==> flow/design.v <==
module fpadder (output logic [31:0] sum, output logic ready,
                input logic [31:0] a, input logic clock, nreset);
    logic [31:0] m,n;       
    logic [1:0] exp;
	logic sign; 
    logic adding, stopOp, infNum, abSum, notNum, bigNum;    
	logic [7:0] exp_m, exp_n;        						  
	logic [22:0] manti_m, manti_n;						 
	logic [23:0] manti_m2, manti_n2, manti_m1, manti_n1;	 
	logic sign_m, sign_n;		 
    assign sign_m = m[31];
    assign sign_n = n[31];
    assign exp_m = {m[30:23]};
    assign exp_n = {n[30:23]};
    assign manti_m = {m[22:0]};
    assign manti_n = {n[22:0]};
	assign manti_m2 = {1'b1, manti_m};
	assign manti_n2 = {1'b1, manti_n};
	always_comb 
      begin
        notNum = (exp_m == 255 & manti_m != 0) || (exp_n == 255 & manti_n != 0);  
		bigNum = (exp_m == 255 & manti_m == 0) || (exp_n == 255 & manti_n == 0);
      end 
    always_comb 
      begin
        exp = (exp_m > exp_n)? 2'b10 : (exp_m < exp_n)? 2'b01 : 2'b00;
        sign = (sign_m == sign_n)? '1 : '0;
      end
    always_comb
      begin
          if (exp == 2'b10) begin
            manti_n1 = manti_n2 >> (exp_m - exp_n);       
			manti_m1 = manti_m2;  
			end
          else if (exp == 2'b01) begin
            manti_m1 = manti_m2 >> (exp_n - exp_m);
			manti_n1 = manti_n2;	
			end
          else begin
			manti_m1 = manti_m2; 
			manti_n1 = manti_n2;	
			end
      end                                                
    logic [24:0] manti_m3, manti_n3, sum_manti;
    logic [7:0]  sum_exp;
    logic sum_sign;
    assign manti_m3 = {1'b0, manti_m1[23:0]};
    assign manti_n3 = {1'b0, manti_n1[23:0]};
    always_ff @(posedge clock, negedge nreset)      
      if(!nreset) begin
      	sum_manti <= 0;
        sum_exp <= 0; 
        sum_sign <= 0; end
      else if (adding == '1) begin	 
        if (sign == '1) begin               
        sum_manti <= (manti_n3 + manti_m3);    
		sum_exp <= (exp ==  2'b10)? exp_m : exp_n;
        sum_sign <= sign_m; end
        else if (sign == '0 & exp == 2'b10) begin
      	sum_manti <= manti_m3 - manti_n3;
		sum_exp <= exp_m; 
        sum_sign <= sign_m; end
        else if (sign == '0 & exp == 2'b01) begin
      	sum_manti <= manti_n3 - manti_m3;
      	sum_exp <= exp_n; 
        sum_sign <= sign_n; end
        else if (sign == '0 & exp == 2'b00) begin
       	sum_manti <= (manti_m3 > manti_n3)? (manti_m3 - manti_n3) : (manti_m3 < manti_n3)? (manti_n3 - manti_m3) : 25'h1000000;
      	sum_exp <= (manti_m3 > manti_n3)? exp_m : (manti_m3 < manti_n3)? exp_n : 8'h0; 
        sum_sign <= (manti_m3 > manti_n3)? sign_m : (manti_m3 < manti_n3)? sign_n : '0; end 	end
	  else if (stopOp == 1) begin
		sum_manti[24:23] <= 2'b01;
		sum_manti[22:0] <= 23'h7fffff;
      	sum_exp <= 8'hff; 
        sum_sign <= '0; end
	  else if (infNum == 1) begin
		if (sign == 1) begin			 
			sum_manti[24:23] <= 2'b01;
			sum_manti[22:0] <= 0;
			sum_exp <= 8'hff; 
			sum_sign <= sign_m; end	
		else begin						 
			sum_manti[24:23] <= 2'b01;
			sum_manti[22:0] <= 0;
			sum_exp <= (exp == 2'b0) ? 8'h0 : 8'hff; 
			sum_sign <= (exp == 2'b10)? sign_m : (exp == 2'b01)? sign_n : 1'b0; end	end				
      always_ff @(posedge clock, negedge nreset)
		if(!nreset)
			sum <= 0;
		else if(abSum == 1) begin
        if (sum_manti[24] == 1)	begin 
			if (sum_exp == 254)						 
				sum <= {sum_sign, 8'hff, 23'b0};      
			else if (sum_exp == 0 & sum_manti[22:0] == 0)
				sum <= 0;
			else 
				sum <= {sum_sign, sum_exp + 8'b1, sum_manti[23:1]}; end			
        else begin
			if (sum_manti[23] == 1)
			sum <= {sum_sign, sum_exp, sum_manti[22:0]};  
			else if (sum_manti[22] == 1)
			sum <= {sum_sign, (sum_exp - 8'h1), sum_manti[21:0], 1'b0}; 
			else if (sum_manti[21] == 1)
			sum <= {sum_sign, (sum_exp - 8'h2), sum_manti[20:0], 2'b0};
			else if (sum_manti[20] == 1)
			sum <= {sum_sign, (sum_exp - 8'h3), sum_manti[19:0], 3'b0};
			else if (sum_manti[19] == 1)
			sum <= {sum_sign, (sum_exp - 8'h4), sum_manti[18:0], 4'b0};
			else if (sum_manti[18] == 1)
			sum <= {sum_sign, (sum_exp - 8'h5), sum_manti[17:0], 5'b0}; 
			else if (sum_manti[17] == 1)
			sum <= {sum_sign, (sum_exp - 8'h6), sum_manti[16:0], 6'b0};
			else if (sum_manti[16] == 1)
			sum <= {sum_sign, (sum_exp - 8'h7), sum_manti[15:0], 7'b0};
			else if (sum_manti[15] == 1)
			sum <= {sum_sign, (sum_exp - 8'h8), sum_manti[14:0], 8'b0};
			else if (sum_manti[14] == 1)
			sum <= {sum_sign, (sum_exp - 8'h9), sum_manti[13:0], 9'b0}; 
			else if (sum_manti[13] == 1)
			sum <= {sum_sign, (sum_exp - 8'ha), sum_manti[12:0], 10'b0};
			else if (sum_manti[12] == 1)
			sum <= {sum_sign, (sum_exp - 8'hb), sum_manti[11:0], 11'b0};
			else if (sum_manti[11] == 1)
			sum <= {sum_sign, (sum_exp - 8'hc), sum_manti[10:0], 12'b0};
			else if (sum_manti[10] == 1)
			sum <= {sum_sign, (sum_exp - 8'hd), sum_manti[9:0], 13'b0}; 
			else if (sum_manti[9] == 1)
			sum <= {sum_sign, (sum_exp - 8'he), sum_manti[8:0], 14'b0};
			else if (sum_manti[8] == 1)
			sum <= {sum_sign, (sum_exp - 8'hf), sum_manti[7:0], 15'b0};
			else if (sum_manti[7] == 1)
			sum <= {sum_sign, (sum_exp - 8'h10), sum_manti[6:0], 16'b0};
			else if (sum_manti[6] == 1)
			sum <= {sum_sign, (sum_exp - 8'h11), sum_manti[5:0], 17'b0};
			else if (sum_manti[5] == 1)
			sum <= {sum_sign, (sum_exp - 8'h12), sum_manti[4:0], 18'b0};
			else if (sum_manti[4] == 1)
			sum <= {sum_sign, (sum_exp - 8'h13), sum_manti[3:0], 19'b0};
			else if (sum_manti[3] == 1)
			sum <= {sum_sign, (sum_exp - 8'h14), sum_manti[2:0], 20'b0}; 
			else if (sum_manti[2] == 1)
			sum <= {sum_sign, (sum_exp - 8'h15), sum_manti[1:0], 21'b0};
			else if (sum_manti[1] == 1)
			sum <= {sum_sign, (sum_exp - 8'h16), sum_manti[0], 22'b0};
			else if (sum_manti[0] == 1)
			sum <= {sum_sign, (sum_exp - 8'h17), 23'b0};
			end
			end
	enum {start, loadN1, loadN2, pred, asblSum, stop} state;
    always_ff @(posedge clock, negedge nreset)
    	if(!nreset)begin
    		state <= start;
			m <= 0;
			n <= 0;
			ready <= 0;
			infNum <= 0;
			stopOp <= 0;
			adding <= 0;
			abSum <= 0;  end
    	else begin
			ready <= 0;
			infNum <= 0;
			stopOp <= 0;
			adding <= 0;
			abSum <= 0;
			case(state)
				start:begin
					state <= loadN1; end
				loadN1:begin
					n <= a;
					state <= loadN2; end
				loadN2:begin
					m <= a;
					state <= pred; end
				pred: begin
					state <= asblSum;
					if (!notNum & bigNum)
						infNum <= 1;
					else if (notNum)
						stopOp <= 1;
					else
						adding <= 1; end
				asblSum:begin
					state <= stop;
					abSum <= 1; end
				stop:begin
					ready <= 1;
					state <= start; end				
            endcase
			end		
endmodule
## Step by step through the tools: fpadder

What the tools print for fpadder, step after step.
Line numbers count from 1 in the design file above.
Operators carry their Yosys type and port widths (W data, S select, Z words).
Cell names lack the library's common part.
Not given: n/a

- Top: fpadder
- Clock: clock
- Standard-cell library: sky130hd
- Library corner: tt_025C_1v80

## Word level

Source: Yosys, flattened and elaborated, memories not mapped. Widths are those after wreduce. Registers that Yosys merges into a memory's read port (data or address) are not register bits. Print and check cells do not count. Equal cells are merged and count once.

- Output and inout port bits: 33
- Input port bits: 34
- Bits in registers: 167
- Cells after elaboration: 169

- Bitwise operators: 10
- Multiplexer cells: 84
- Equal/unequal tests: 12
- $lt $le $gt $ge: 4
- Shift-type cells: 2
- Reductions and logical operators: 16
- Add/sub/neg operators: 29

Operators with widths:

| cell | count |
|---|---|
| $mux W32 | 27 |
| $pmux W32 S6 | 1 |
| $mux W23 | 7 |
| $mux W8 | 12 |
| $mux W24 | 3 |
| $logic_not A23 Y1 | 3 |
| $eq A32 B2 Y1 const B | 2 |
| $eq A32 B3 Y1 const B | 2 |
| $sub A8 B4 Y8 const B | 8 |
| $sub A8 B5 Y8 const B | 8 |
| $sub A24 B24 Y25 | 2 |
| $mux W25 | 2 |
| $shr A24 B8 Y24 | 2 |
| $reduce_bool A23 Y1 | 2 |
| $eq A32 B1 Y1 const B | 1 |
| $logic_not A32 Y1 | 1 |
| $sub A8 B3 Y8 const B | 4 |
| $add A24 B24 Y25 | 1 |
| $reduce_bool A25 Y1 | 1 |
| $gt A24 B24 Y1 | 1 |
| $lt A24 B24 Y1 | 1 |
| $eq A8 B8 Y1 const B | 3 |
| $mux W1 | 24 |
| $sub A8 B2 Y8 const B | 2 |
| $sub A8 B8 Y8 | 2 |
| $mux W2 | 8 |
| $and A1 B1 Y1 | 9 |
| $add A8 B1 Y8 const B | 1 |

Other operator kinds: 15; their cells: 17.

## Longest topological paths

Longest topological path by Yosys (ltp), each cell counted once; first at word level (registers and memories cut), then after technology mapping (sequential cells cut; the memories' decode and read muxes count).

- Depth in word-level cells: 26
- ABC_AREA: 0
- Depth in mapped cells: 33
- Depth with buffers taken out: 30

## After synthesis

Source: synth_stat.txt of the flow (Yosys; design flattened, memories mapped). It holds for the ABC_AREA given above (unset counts as 0); a run with the other value may have another netlist.

Cells by type:

| type | count | area in all (µm²) |
|---|---|---|
| dfrtp_1 | 139 | 3.48E+03 |
| ha_1 | 107 | 1.34E+03 |
| a21oi_1 | 249 | 1.25E+03 |
| nand2_1 | 258 | 968.429 |
| o21ai_0 | 163 | 815.782 |
| mux2_2 | 65 | 731.952 |
| nor2_1 | 174 | 653.126 |
| mux2i_1 | 65 | 650.624 |
| clkbuf_1 | 163 | 611.837 |
| mux4_2 | 22 | 495.475 |
| xnor2_1 | 56 | 490.47 |
| a211oi_1 | 61 | 457.939 |
| a221oi_1 | 48 | 420.403 |
| inv_1 | 102 | 382.867 |
| nand3_1 | 55 | 275.264 |
| a31oi_1 | 38 | 237.728 |
| a221o_1 | 23 | 230.221 |
| a21o_1 | 30 | 225.216 |

Other cell types: 66; their cells: 533.

- Buffers: 208
- Sequential part of the area: 3,504.6 µm²
- Cell area after synthesis: 17,606.9 µm²
- Mapped cells: 2,351
- Flip-flops: 140

## Timing after synthesis

OpenSTA on the mapped netlist: ideal clock, no wires. The path of least setup slack (recovery checks aside). Input and output delay are each 20% of the period. Register names are those of the netlist, which keeps one name where synthesis merged equal registers.

- Path type: flip-flop to flip-flop
- Start: reg m[23]
- End: reg sum_manti[22]
- Path delay: 6,627 ps
- Library setup time: 83 ps
- Arrival time: 6,544 ps
- Setup slack: 13,373 ps
- Launch time at the first pin: 0 ps
- Data required time: 19,917 ps
- Stages on the path: 29
- Path buffers: 1
- Clock period: 20,000 ps
- Period reached after synthesis: 6,627 ps

"path delay" = arrival - input delay + setup time.
"stages on the path" counts driving pins, that of a launching flip-flop among them; a cell with two outputs on the path counts twice.
"period reached after synthesis" = period - worst setup slack (recovery checks aside). The figure is calculated, with input and output delays left at 20% of the set period.
The rows between start and end are the longest chain of elaborated cells between them; the timing report does not say that the signal goes this way. Where chains are equally long, one stands for them.
A line is the first line of the expression or statement that the cell stems from. Yosys adds cells for indexed reads and writes and turns some case tables into memories.
At most two assigning lines are given for a register; there are more.

- Cell sequence: dfrtp_1 -> inv_1 -> ha_1 -> fa_1 -> nor2b_1 -> o31ai_1 -> and2_1 -> nor2_4 -> a31oi_4 -> a311oi_2 -> mux2i_1 -> buf_2 -> nand4_1 -> o211ai_1 -> o21ai_1 -> o31ai_1 -> inv_1 -> ha_1 -> a21oi_1 -> o21ai_1 -> a211oi_1 -> a2bb2oi_1 -> a31o_2 -> a21oi_1 -> a21o_1 -> nand2_1 -> o21a_1 -> o221a_2 -> o22ai_1
- Cells in the longest elaborated chain: 14
- Elaborated cells on any way between the ends: 31
- Classes of those cells: add/sub: 5; compare: 4; eq/ne: 3; shift: 2; mux: 12; logic: 3; reduce/logical: 2

Ends and longest elaborated chain, post-synthesis:

| item | line | RTL |
|---|---|---|
| start: declaration | 3 | `logic [31:0] m,n;` |
| start: assignment | 153 | `m <= 0;` |
| start: assignment | 173 | `m <= a;` |
| $lt A8 B8 Y1 | 26 | `exp = (exp_m > exp_n)? 2'b10 : (exp_m < exp_n)? 2'b01 : 2'b00;` |
| $mux W1 | 26 |  |
| $mux W2 | 26 |  |
| $eq A2 B1 Y1 | 35 | `else if (exp == 2'b01) begin` |
| $mux W24 | 35 |  |
| $mux W24 | 31 | `if (exp == 2'b10) begin` |
| $sub A24 B24 Y25 | 68 | `sum_manti <= (manti_m3 > manti_n3)? (manti_m3 - manti_n3) : (manti_m3 < manti_n3)? (manti_n3 - manti_m3) : 25' ...` |
| $mux W25 x2 | 68 |  |
| $mux W23 | 67 | `else if (sign == '0 & exp == 2'b00) begin` |
| $mux W23 | 63 | `else if (sign == '0 & exp == 2'b01) begin` |
| $mux W23 | 59 | `else if (sign == '0 & exp == 2'b10) begin` |
| $mux W23 | 55 | `if (sign == '1) begin` |
| $mux W23 | 54 | `else if (adding == '1) begin` |
| end: assignment | 56 | `sum_manti <= (manti_n3 + manti_m3);` |
| end: assignment | 60 | `sum_manti <= manti_m3 - manti_n3;` |
| end: declaration | 44 | `logic [24:0] manti_m3, manti_n3, sum_manti;` |

## Path in the finished layout

From the final timing report of run 1: the path of least setup slack in the routed layout; clock arrival at registers is part of the times.
The report prints the path's times to 10 ps; the period is as set.

- Path type: flip-flop to flip-flop
- Start: reg m[28]
- End: reg sum_manti[24]
- Data required time: 9,180 ps
- Launch time at the first pin: 470 ps
- Path buffers: 1
- Library setup time: 120 ps
- Stages on the path: 28
- Clock period: 8,830 ps
- Arrival time: 8,050 ps
- Setup slack: 1,130 ps

The rows between start and end are the longest chain of elaborated cells between them; the timing report does not say that the signal goes this way. Where chains are equally long, one stands for them.
At most two assigning lines are given for a register; there are more.

- Cell sequence: dfrtp_1 -> inv_1 -> ha_1 -> nand2_2 -> nor4_2 -> nor2_1 -> nand2_2 -> buf_4 -> mux4_2 -> mux2i_1 -> nand2_1 -> nand3_1 -> mux2_2 -> nor2_1 -> mux2i_1 -> inv_1 -> ha_1 -> inv_1 -> a211o_1 -> o32ai_1 -> nand3_1 -> a31oi_1 -> o31a_1 -> o21bai_1 -> a21oi_1 -> o21bai_1 -> a211oi_1 -> o31ai_1
- Cells in the longest elaborated chain: 14
- Elaborated cells on any way between the ends: 31
- Classes of those cells: add/sub: 5; compare: 4; eq/ne: 3; shift: 2; mux: 12; logic: 3; reduce/logical: 2

Ends and longest elaborated chain, post-layout:

| item | line | RTL |
|---|---|---|
| start: declaration | 3 | `logic [31:0] m,n;` |
| start: assignment | 153 | `m <= 0;` |
| start: assignment | 173 | `m <= a;` |
| $lt A8 B8 Y1 | 26 | `exp = (exp_m > exp_n)? 2'b10 : (exp_m < exp_n)? 2'b01 : 2'b00;` |
| $mux W1 | 26 |  |
| $mux W2 | 26 |  |
| $eq A2 B1 Y1 | 35 | `else if (exp == 2'b01) begin` |
| $mux W24 | 35 |  |
| $mux W24 | 31 | `if (exp == 2'b10) begin` |
| $sub A24 B24 Y25 | 68 | `sum_manti <= (manti_m3 > manti_n3)? (manti_m3 - manti_n3) : (manti_m3 < manti_n3)? (manti_n3 - manti_m3) : 25' ...` |
| $mux W25 x2 | 68 |  |
| $mux W2 | 67 | `else if (sign == '0 & exp == 2'b00) begin` |
| $mux W2 | 63 | `else if (sign == '0 & exp == 2'b01) begin` |
| $mux W2 | 59 | `else if (sign == '0 & exp == 2'b10) begin` |
| $mux W2 | 55 | `if (sign == '1) begin` |
| $mux W2 | 54 | `else if (adding == '1) begin` |
| end: assignment | 56 | `sum_manti <= (manti_n3 + manti_m3);` |
| end: assignment | 60 | `sum_manti <= manti_m3 - manti_n3;` |
| end: declaration | 44 | `logic [24:0] manti_m3, manti_n3, sum_manti;` |

==> results <==
Module fpadder, platform sky130hd: 4 stored runs of the flow (Yosys, OpenROAD) with differing settings, in no particular order. Input and output delays are each 20% of the period that was set; the output load is 0.01 pF.
"achieved period" = clock period - worst setup slack. The figure is calculated, with input and output delays left at 20% of the set period.

### Run 1

==> flow/run.sh <==
#!/bin/bash
# the make line also repeats the synthesis and layout settings of config.mk as NAME=value (left out here)
make -C /OpenROAD-flow-scripts/flow DESIGN_CONFIG=/design/flow/config.mk WORK_HOME=/design/flow/orfs CLKGATE_MAP_FILE= finish
==> flow/config.mk <==
export PLATFORM = sky130hd
export DESIGN_NAME = fpadder
export DESIGN_NICKNAME = fpadder
export VERILOG_FILES = /design/flow/design.v
export SDC_FILE = /design/flow/constraint.sdc
export NUM_CORES = 4
export LEC_CHECK = 0
export CAP_MARGIN = 25
export CORE_MARGIN = 2
export CORE_UTILIZATION = 24
export CTS_CLUSTER_DIAMETER = 227
export CTS_CLUSTER_SIZE = 89
export SLEW_MARGIN = 20
==> flow/constraint.sdc <==
create_clock -name core_clock -period 8.83 [get_ports {clock}]
set_input_delay 1.7660 -clock core_clock [delete_from_list [all_inputs] [get_ports {clock}]]
set_output_delay 1.7660 -clock core_clock [all_outputs]
set_load 0.01 [all_outputs]

Results of run 1:
- Post-route utilization: 27.2 %
- Achieved period: 7,697 ps
- Smallest setup slack: 1,133 ps
- Die area: 75,545.3 µm²
- Area of the synthesized netlist: 17,606.9 µm²
- Post-route setup TNS: 0 ps

### Run 2

==> flow/run.sh <==
#!/bin/bash
# the make line also repeats the synthesis and layout settings of config.mk as NAME=value (left out here)
make -C /OpenROAD-flow-scripts/flow DESIGN_CONFIG=/design/flow/config.mk WORK_HOME=/design/flow/orfs CLKGATE_MAP_FILE= finish
==> flow/config.mk <==
export PLATFORM = sky130hd
export DESIGN_NAME = fpadder
export DESIGN_NICKNAME = fpadder
export VERILOG_FILES = /design/flow/design.v
export SDC_FILE = /design/flow/constraint.sdc
export NUM_CORES = 4
export LEC_CHECK = 0
export CAP_MARGIN = 20
export CORE_MARGIN = 2
export CORE_UTILIZATION = 40
export SLEW_MARGIN = 20
==> flow/constraint.sdc <==
create_clock -name core_clock -period 9.53 [get_ports {clock}]
set_input_delay 1.9060 -clock core_clock [delete_from_list [all_inputs] [get_ports {clock}]]
set_output_delay 1.9060 -clock core_clock [all_outputs]
set_load 0.01 [all_outputs]

Results of run 2:
- Smallest setup slack: 1,015 ps
- Die area: 45,710.4 µm²
- Area of the synthesized netlist: 17,606.9 µm²
- Post-route setup TNS: 0 ps
- Achieved period: 8,515 ps
- Post-route utilization: 45.0 %

### Run 3

==> flow/run.sh <==
#!/bin/bash
# the make line also repeats the synthesis and layout settings of config.mk as NAME=value (left out here)
make -C /OpenROAD-flow-scripts/flow DESIGN_CONFIG=/design/flow/config.mk WORK_HOME=/design/flow/orfs CLKGATE_MAP_FILE= finish
==> flow/config.mk <==
export PLATFORM = sky130hd
export DESIGN_NAME = fpadder
export DESIGN_NICKNAME = fpadder
export VERILOG_FILES = /design/flow/design.v
export SDC_FILE = /design/flow/constraint.sdc
export NUM_CORES = 4
export LEC_CHECK = 0
export ABC_AREA = 1
export CAP_MARGIN = 35
export CELL_PAD_IN_SITES_DETAIL_PLACEMENT = 2
export CELL_PAD_IN_SITES_GLOBAL_PLACEMENT = 0
export CORE_ASPECT_RATIO = 0.68
export CORE_MARGIN = 9
export CORE_UTILIZATION = 28
export CTS_CLUSTER_DIAMETER = 249
export CTS_CLUSTER_SIZE = 65
export GPL_ROUTABILITY_DRIVEN = 0
export GPL_TIMING_DRIVEN = 0
export MIN_ROUTING_LAYER = met1
export PLACE_DENSITY = 0.87
export SETUP_SLACK_MARGIN = 0.81
export SLEW_MARGIN = 20
export TNS_END_PERCENT = 100
==> flow/constraint.sdc <==
create_clock -name core_clock -period 7.3 [get_ports {clock}]
set_input_delay 1.4600 -clock core_clock [delete_from_list [all_inputs] [get_ports {clock}]]
set_output_delay 1.4600 -clock core_clock [all_outputs]
set_load 0.01 [all_outputs]

Outcome of run 3: did not finish, routing stopped with GRT-0116

### Run 4

==> flow/run.sh <==
#!/bin/bash
# the make line also repeats the synthesis and layout settings of config.mk as NAME=value (left out here)
make -C /OpenROAD-flow-scripts/flow DESIGN_CONFIG=/design/flow/config.mk WORK_HOME=/design/flow/orfs CLKGATE_MAP_FILE= finish
==> flow/config.mk <==
export PLATFORM = sky130hd
export DESIGN_NAME = fpadder
export DESIGN_NICKNAME = fpadder
export VERILOG_FILES = /design/flow/design.v
export SDC_FILE = /design/flow/constraint.sdc
export NUM_CORES = 4
export LEC_CHECK = 0
export ABC_AREA = 1
export CAP_MARGIN = 25
export CORE_ASPECT_RATIO = 0.74
export CORE_MARGIN = 2
export CORE_UTILIZATION = 24
export CTS_CLUSTER_DIAMETER = 229
export CTS_CLUSTER_SIZE = 61
export MIN_ROUTING_LAYER = met1
export PLACE_DENSITY_LB_ADDON = 0.09
export SETUP_SLACK_MARGIN = -0.1
export SLEW_MARGIN = 25
==> flow/constraint.sdc <==
create_clock -name core_clock -period 6.47 [get_ports {clock}]
set_input_delay 1.2940 -clock core_clock [delete_from_list [all_inputs] [get_ports {clock}]]
set_output_delay 1.2940 -clock core_clock [all_outputs]
set_load 0.01 [all_outputs]

Results of run 4:
- Smallest setup slack: 227 ps
- Achieved period: 6,243 ps
- Die area: 74,167.0 µm²
- Post-route setup TNS: 0 ps
- Post-route utilization: 31.6 %
- Area of the synthesized netlist: 17,275.3 µm²
